==> flow/design.v <==
module URP_PCIE_CRC32_GEN
#(
    parameter   DATA_WIDTH              = 224,
    parameter   CRC_WIDTH               = 32
)
(
    input   wire    [DATA_WIDTH-1:0]    data_i,
    output  logic   [CRC_WIDTH-1:0]     checksum_o
);
    logic           [DATA_WIDTH-1:0]    dividend;
    logic           [CRC_WIDTH-1:0]     crc_temp;
    always_comb begin
        dividend                            = data_i;
        crc_temp                            = 32'h00000000;
        for (int unsigned i = 0; i < DATA_WIDTH; i = i + 1) begin
            if (crc_temp[CRC_WIDTH-1] != dividend[DATA_WIDTH-1]) begin
                crc_temp                        = (crc_temp << 1) ^ 32'h814141AB;
            end 
            else begin
                crc_temp                        = crc_temp << 1;
            end
            dividend                            = dividend << 1;
        end
    end
    assign  checksum_o                  = crc_temp;   
endmodule
module URP_PCIE_RX_DATA_LINK_LAYER (
    input   logic                   clk,
    input   logic                   rst_n,
    input   logic   [267:0]         tlp_data_i,  
    input   logic                   tlp_data_valid_i,  
    output  logic                   tlp_data_ready_o,  
    output  logic   [31:0]          dllp_o,  
    output  logic                   dllp_valid_o,  
    input   logic                   dllp_read_i,  
    output  logic   [223:0]         tlp_data_o,  
    output  logic                   tlp_data_valid_o,  
    input   logic                   tlp_data_ready_i  
);
    logic [31:0]                lcrc_computed;       
    logic [31:0]                lcrc_received;       
    logic                       lcrc_valid;          
    logic [11:0]                sequence_number;     
    logic [11:0]                sequence_expected;   
    logic                       nak_scheduled_flag; 
    logic                       ack_scheduled_flag;
    logic [31:0]                dllp_data_gen;       
    logic lcrc_valid_o;
    logic [267:0] tlp_data_with_crc;
    logic [235:0] tlp_data_no_crc;
    logic [223:0] tlp_data_reg;
    logic valid;
    URP_PCIE_CRC32_GEN #(
        .DATA_WIDTH(236),   
        .CRC_WIDTH(32)      
    ) lcrc_gen (
        .data_i(tlp_data_i[267:32]),  
        .checksum_o(lcrc_computed)                     
    );
    always_comb begin
        lcrc_valid = 1'b1;
        lcrc_received = tlp_data_i[31:0];   
        if (lcrc_computed == lcrc_received) begin
            lcrc_valid = 1'b1;  
        end else begin
            lcrc_valid = 1'b0;
        end
    end
    always_ff @(posedge clk or negedge rst_n) begin
        if (!rst_n) begin
            sequence_expected <= 12'b0;   
            ack_scheduled_flag <= 1'b0;  
            nak_scheduled_flag <= 1'b0;  
            tlp_data_reg <= 223'b0;
            valid <= 1'b0;
            sequence_number <= 12'b0;
        end else if ( tlp_data_valid_i == lcrc_valid ) begin
            sequence_number = tlp_data_i[267:256];  
            if (sequence_number > sequence_expected) begin
                nak_scheduled_flag <= 1'b1;   
                ack_scheduled_flag <= 1'b0;   
                valid <= 1'b0;
            end else if (sequence_number < sequence_expected) begin
                nak_scheduled_flag <= 1'b0;   
                ack_scheduled_flag <= 1'b1;   
                valid <= 1'b1;
            end else if(sequence_number == sequence_expected) begin  
                tlp_data_reg <= tlp_data_i[255:32];
                valid <= 1'b1;
                sequence_expected <= sequence_expected + 1;  
            end
        end
    end
    always_ff @(posedge clk or negedge rst_n) begin
        if (!rst_n) begin
            dllp_data_gen <= 32'd0;
            dllp_valid_o <= 1'b0;
        end else if (tlp_data_valid_i && lcrc_valid) begin
            if (ack_scheduled_flag) begin  
                dllp_data_gen <= {20'b0,sequence_expected-1};  
                dllp_valid_o <= 1'b1;  
            end else if (nak_scheduled_flag) begin  
                dllp_data_gen <= {3'b0, 1'b1, 16'b0, sequence_expected};  
                dllp_valid_o <= 1'b1;  
            end else begin  
                dllp_valid_o <= 1'b0;  
            end
        end
    end
    assign tlp_data_o = tlp_data_reg;   
    assign tlp_data_valid_o = tlp_data_valid_i && lcrc_valid && valid;  
    assign tlp_data_ready_o = tlp_data_ready_i;  
    assign dllp_o = dllp_data_gen;
endmodule
======== Reports on URP_PCIE_RX_DATA_LINK_LAYER ========
What the tools print for URP_PCIE_RX_DATA_LINK_LAYER, step after step.
Line numbers count from 1 in the design file above.
Operators carry their Yosys type and port widths (W data, S select, Z words).
A cell with - has no value.
set-up
  top module .............................. URP_PCIE_RX_DATA_LINK_LAYER
  clock port .............................. clk
  cell library ............................ sky130hd
  timing corner ........................... tt_025C_1v80

======== Word level ========
Yosys after proc, flatten, opt, wreduce and memory -nomap, before mapping. Memory bits, and registers merged into a memory's read port (data or address), are not among the register bits. Print and check cells are not counted. Equal cells are merged and count once.
bit counts
  bits in registers ....................... 272
  output and inout port bits .............. 259
  word-level cells ........................ 743
operators by class
  add/subtract/negate cells ............... 2
  $lt $le $gt $ge ......................... 2
  eq/ne operators ......................... 238
  mux-type cells .......................... 248
  bitwise operators ....................... 237
  reductions and logical operators ........ 9
operators by type and width
  kind                     number
  $mux W32                 238
  $not A11 Y11             235
  $ne A1 B1 Y1             235
  $eq A32 B32 Y1           1
  $sub A12 B1 Y13 const B  1
  $add A12 B1 Y12 const B  1
  $gt A12 B12 Y1           1
  $lt A12 B12 Y1           1
  $eq A12 B12 Y1           1
  $mux W1                  10
  $reduce_and A2 Y1        3
  $reduce_bool A2 Y1       2
  $reduce_and A4 Y1        1
  $reduce_bool A3 Y1       1
  $logic_and A1 B1 Y1      2
  $not A1 Y1               2
  $eq A1 B1 Y1             1

======== Logic depth ========
Depth = most cells in a row (Yosys ltp): at word level without a register or memory, in the mapped netlist without a sequential cell, where the memories' decode and read muxes count.
logic depth
  word-level depth ........................ 475
  ABC_AREA ................................ 0
  gate-level depth with buffers ........... 47

======== Synthesis result ========
Yosys stat after the flow's synthesis: flattened, memories mapped to cells. It holds for the ABC_AREA given above (unset counts as 0); a run with the other value may have another netlist.
Totals and module areas in this step are rounded.
synthesis totals
  standard cells after synthesis .......... 2949
  cell area after synthesis ............... 0.037 mm2
  sequential part of the area ............. 0.0064 mm2
  mapped flip-flops ....................... 254
  buffer cells ............................ 94
cells by type
  type                       number  area in all (um2)
  sky130_fd_sc_hd__xnor3_1   542     1.22E+04
  sky130_fd_sc_hd__dfrtp_1   254     6.36E+03
  sky130_fd_sc_hd__xnor2_1   681     5964.47
  sky130_fd_sc_hd__nand2_1   700     2627.52
  sky130_fd_sc_hd__xor2_1    247     2.16E+03
  sky130_fd_sc_hd__xor3_1    74      1.76E+03
  sky130_fd_sc_hd__xnor3_2   69      1.64E+03
  sky130_fd_sc_hd__xnor2_2   68      1.11E+03
  sky130_fd_sc_hd__xnor2_4   17      467.949
  sky130_fd_sc_hd__xor2_2    25      406.64
  sky130_fd_sc_hd__xor3_2    11      275.264
  sky130_fd_sc_hd__clkbuf_1  55      206.448
  sky130_fd_sc_hd__ha_1      15      187.68
  sky130_fd_sc_hd__buf_4     24      180.173
  sky130_fd_sc_hd__o21ai_0   21      105.101
  sky130_fd_sc_hd__mux2i_1   10      100.096
  sky130_fd_sc_hd__inv_1     20      75.072
  sky130_fd_sc_hd__nor3_1    12      60.058
Other cell types: 34; their cells: 104.
The figures by module come from a second, unflattened synthesis with its own total; it is not the netlist above.
second synthesis, totals
  cell total of the unflattened synthesis .. 2507
  area (unflattened synthesis) ............ 0.037 mm2
Each row is one instance without its submodules.
by module
  module                       times used  cells  area (mm2)  seq. area (mm2)
  URP_PCIE_CRC32_GEN           1           1780   0.026       0
  URP_PCIE_RX_DATA_LINK_LAYER  1           727    0.011       0.0064

======== Timing after synthesis ========
Path of least setup slack by OpenSTA after synthesis, without wires, with an ideal clock, recovery checks aside; 20% of the period is set as input and as output delay. Where synthesis merged equal registers, the netlist keeps one of their names.
path after synthesis
  path type ............................... input-to-output
  start point ............................. input port tlp_data_i[265]
  end point ............................... output port tlp_data_valid_o
  period .................................. 29.0 ns
  input delay ............................. 5.800 ns
  time at the first pin ................... 5.800 ns
  arrival time ............................ 20.680 ns
  data required time ...................... 23.200 ns
  slack ................................... 2.520 ns
  path delay .............................. 14.880 ns
  stages on the path ...................... 39
  period reached after synthesis .......... 26.48 ns
"path delay" = arrival - input delay + setup time.
A path that ends at an output port has no setup time.
"stages on the path" counts driving pins, that of a launching flip-flop among them; a cell with two outputs on the path counts twice.
"period reached after synthesis" = period - worst setup slack (recovery checks aside). The figure is calculated, with input and output delays left at 20% of the set period.
The rows between start and end are the longest chain of elaborated cells between them; the timing report does not say that the signal goes this way. Where chains are equally long, one stands for them.
A line is the first line of the expression or statement that the cell stems from. Yosys adds cells for indexed reads and writes and turns some case tables into memories.
on the way, after synthesis
  cell sequence ........................... sky130_fd_sc_hd__buf_6 -> sky130_fd_sc_hd__xnor2_2 -> sky130_fd_sc_hd__xnor3_2 -> sky130_fd_sc_hd__xnor2_4 -> sky130_fd_sc_hd__xor3_2 -> sky130_fd_sc_hd__xnor3_2 -> sky130_fd_sc_hd__xor2_2 -> sky130_fd_sc_hd__xnor3_2 -> sky130_fd_sc_hd__xnor3_2 -> sky130_fd_sc_hd__xnor3_1 -> sky130_fd_sc_hd__xnor3_2 -> sky130_fd_sc_hd__xnor3_2 -> sky130_fd_sc_hd__xnor3_1 -> sky130_fd_sc_hd__xnor3_2 -> sky130_fd_sc_hd__xnor3_2 -> sky130_fd_sc_hd__xnor3_1 -> sky130_fd_sc_hd__buf_4 -> sky130_fd_sc_hd__xnor3_1 -> (+3 left out) -> sky130_fd_sc_hd__xnor3_2 -> sky130_fd_sc_hd__xnor3_1 -> sky130_fd_sc_hd__xnor3_2 -> sky130_fd_sc_hd__xnor3_2 -> sky130_fd_sc_hd__xor3_4 -> sky130_fd_sc_hd__xnor3_1 -> sky130_fd_sc_hd__xnor3_1 -> sky130_fd_sc_hd__xor3_2 -> sky130_fd_sc_hd__xnor3_1 -> sky130_fd_sc_hd__xor2_2 -> sky130_fd_sc_hd__xor2_1 -> sky130_fd_sc_hd__xnor3_2 -> sky130_fd_sc_hd__xnor2_1 -> sky130_fd_sc_hd__or4_1 -> sky130_fd_sc_hd__a221o_1 -> sky130_fd_sc_hd__a2111oi_2 -> sky130_fd_sc_hd__ha_1 -> sky130_fd_sc_hd__and2_1
  length of the longest elaborated chain .. 472
  elaborated cells between the ends (all ways) .. 705
ends and longest elaborated chain, after synthesis
  item                    line  source
  start, declared         30    input   logic   [267:0]         tlp_data_i,
  $ne A1 B1 Y1            16    if (crc_temp[CRC_WIDTH-1] != dividend[DATA_WIDTH-1]) begin
  $mux W32                16
  $ne A1 B1 Y1            16
  $mux W32                16
  $not A11 Y11            -
  $mux W32                16
  $ne A1 B1 Y1            16
  (+457 left out)         -
  $not A11 Y11            -
  $mux W32                16
  $ne A1 B1 Y1            16
  $mux W32                16
  $eq A32 B32 Y1          63    if (lcrc_computed == lcrc_received) begin
  $mux W1                 63
  $logic_and A1 B1 Y1 x2  111   assign tlp_data_valid_o = tlp_data_valid_i && lcrc_valid && valid;
  end, declared           37    output  logic                   tlp_data_valid_o,

======== Path in the finished layout ========
Path of least setup slack in the final report of flow run B (OpenROAD, finished layout, wires in). Where an end is a register, its clock arrival counts in the times.
path post-layout
  path type ............................... input-to-output
  start point ............................. input port tlp_data_i[262]
  end point ............................... output port tlp_data_valid_o
  period .................................. 29.0 ns
  input delay ............................. 5.80 ns
  time at the first pin ................... 5.80 ns
  arrival time ............................ 23.16 ns
  data required time ...................... 23.20 ns
  slack ................................... 0.04 ns
  stages on the path ...................... 43
The rows between start and end are the longest chain of elaborated cells between them; the timing report does not say that the signal goes this way. Where chains are equally long, one stands for them.
on the way, post-layout
  cell sequence ........................... sky130_fd_sc_hd__clkdlybuf4s50_1 -> sky130_fd_sc_hd__buf_4 -> sky130_fd_sc_hd__xnor3_2 -> sky130_fd_sc_hd__xor3_1 -> sky130_fd_sc_hd__xnor3_2 -> sky130_fd_sc_hd__buf_4 -> sky130_fd_sc_hd__xor2_1 -> sky130_fd_sc_hd__xnor3_1 -> sky130_fd_sc_hd__xor2_2 -> sky130_fd_sc_hd__xnor2_1 -> sky130_fd_sc_hd__xnor3_2 -> sky130_fd_sc_hd__xor3_2 -> sky130_fd_sc_hd__xnor3_2 -> sky130_fd_sc_hd__xnor2_4 -> sky130_fd_sc_hd__xnor3_1 -> sky130_fd_sc_hd__buf_4 -> sky130_fd_sc_hd__xnor3_1 -> sky130_fd_sc_hd__xnor3_1 -> (+7 left out) -> sky130_fd_sc_hd__xnor3_2 -> sky130_fd_sc_hd__xnor3_2 -> sky130_fd_sc_hd__xor3_2 -> sky130_fd_sc_hd__buf_12 -> sky130_fd_sc_hd__xnor2_4 -> sky130_fd_sc_hd__xor3_1 -> sky130_fd_sc_hd__xnor3_1 -> sky130_fd_sc_hd__xnor3_2 -> sky130_fd_sc_hd__xor2_4 -> sky130_fd_sc_hd__xor2_1 -> sky130_fd_sc_hd__xnor3_2 -> sky130_fd_sc_hd__xnor2_1 -> sky130_fd_sc_hd__or4_1 -> sky130_fd_sc_hd__a221o_1 -> sky130_fd_sc_hd__a2111oi_4 -> sky130_fd_sc_hd__ha_2 -> sky130_fd_sc_hd__and2_1 -> sky130_fd_sc_hd__clkdlybuf4s50_1
  length of the longest elaborated chain .. 466
  elaborated cells between the ends (all ways) .. 696
ends and longest elaborated chain, post-layout
  item                    line  source
  start, declared         30    input   logic   [267:0]         tlp_data_i,
  $ne A1 B1 Y1            16    if (crc_temp[CRC_WIDTH-1] != dividend[DATA_WIDTH-1]) begin
  $mux W32                16
  $not A11 Y11            -
  $mux W32                16
  $ne A1 B1 Y1            16
  $mux W32                16
  $not A11 Y11            -
  (+451 left out)         -
  $not A11 Y11            -
  $mux W32                16
  $ne A1 B1 Y1            16
  $mux W32                16
  $eq A32 B32 Y1          63    if (lcrc_computed == lcrc_received) begin
  $mux W1                 63
  $logic_and A1 B1 Y1 x2  111   assign tlp_data_valid_o = tlp_data_valid_i && lcrc_valid && valid;
  end, declared           37    output  logic                   tlp_data_valid_o,

# Flow runs of URP_PCIE_RX_DATA_LINK_LAYER

Record of 2 stored runs of the RTL-to-layout flow on URP_PCIE_RX_DATA_LINK_LAYER, platform sky130hd. The runs are unordered. Constraints: input delay and output delay 20% of the set period each, output load 0.01 pF.
"period achieved" = clock period - worst setup slack. The figure is calculated, with input and output delays left at 20% of the set period.
"critical setup path time" is the time allowed to the run's worst setup path (the clock period less input and output delay, where it has them) less its slack. Clock arrival times count: a late capture clock shortens it, a late launch clock lengthens it.
Measured values are rounded.

======== flow run A ========
==> flow/run.sh <==
#!/bin/bash
# the make line also repeats the synthesis and layout settings of config.mk as NAME=value (left out here)
make -C /OpenROAD-flow-scripts/flow DESIGN_CONFIG=/design/flow/config.mk WORK_HOME=/design/flow/orfs CLKGATE_MAP_FILE= finish
==> flow/config.mk <==
export PLATFORM = sky130hd
export DESIGN_NAME = URP_PCIE_RX_DATA_LINK_LAYER
export DESIGN_NICKNAME = URP_PCIE_RX_DATA_LINK_LAYER
export VERILOG_FILES = /design/flow/design.v
export SDC_FILE = /design/flow/constraint.sdc
export NUM_CORES = 4
export LEC_CHECK = 0
export ABC_AREA = 1
export CAP_MARGIN = 20
export CELL_PAD_IN_SITES_DETAIL_PLACEMENT = 1
export CELL_PAD_IN_SITES_GLOBAL_PLACEMENT = 2
export CORE_MARGIN = 3
export CORE_UTILIZATION = 53
export CTS_CLUSTER_SIZE = 78
export HOLD_SLACK_MARGIN = 0.3
export MIN_ROUTING_LAYER = met2
export PLACE_DENSITY_LB_ADDON = 0.02
export SLEW_MARGIN = 35
export TNS_END_PERCENT = 95
==> flow/constraint.sdc <==
create_clock -name core_clock -period 29.0 [get_ports {clk}]
set_input_delay 5.8000 -clock core_clock [delete_from_list [all_inputs] [get_ports {clk}]]
set_output_delay 5.8000 -clock core_clock [all_outputs]
set_load 0.01 [all_outputs]

-------- flow run A --------
  no final report: placement broke off with FLW-0024

======== flow run B ========
==> flow/run.sh <==
#!/bin/bash
# the make line also repeats the synthesis and layout settings of config.mk as NAME=value (left out here)
make -C /OpenROAD-flow-scripts/flow DESIGN_CONFIG=/design/flow/config.mk WORK_HOME=/design/flow/orfs CLKGATE_MAP_FILE= finish
==> flow/config.mk <==
export PLATFORM = sky130hd
export DESIGN_NAME = URP_PCIE_RX_DATA_LINK_LAYER
export DESIGN_NICKNAME = URP_PCIE_RX_DATA_LINK_LAYER
export VERILOG_FILES = /design/flow/design.v
export SDC_FILE = /design/flow/constraint.sdc
export NUM_CORES = 4
export LEC_CHECK = 0
export CAP_MARGIN = 20
export CELL_PAD_IN_SITES_DETAIL_PLACEMENT = 2
export CORE_MARGIN = 2
export CORE_UTILIZATION = 22
export CTS_CLUSTER_SIZE = 14
export GPL_ROUTABILITY_DRIVEN = 0
export GPL_TIMING_DRIVEN = 0
export MAX_ROUTING_LAYER = met4
export SLEW_MARGIN = 20
==> flow/constraint.sdc <==
create_clock -name core_clock -period 29.0 [get_ports {clk}]
set_input_delay 5.8000 -clock core_clock [delete_from_list [all_inputs] [get_ports {clk}]]
set_output_delay 5.8000 -clock core_clock [all_outputs]
set_load 0.01 [all_outputs]

-------- measured, flow run B --------
  sum of negative setup slack ............. 0.000 ns
  worst hold slack after layout ........... 0.48 ns
  die area ................................ 0.17 mm2
  synthesized cell area ................... 0.037 mm2
  period achieved ......................... 28.959 ns
  critical setup path time ................ 17.36 ns
  type of the worst setup path ............ input-to-output
  standard-cell area after layout ......... 0.05 mm2
  lowest setup slack ...................... 0.041 ns
  utilization of the finished layout ...... 30%
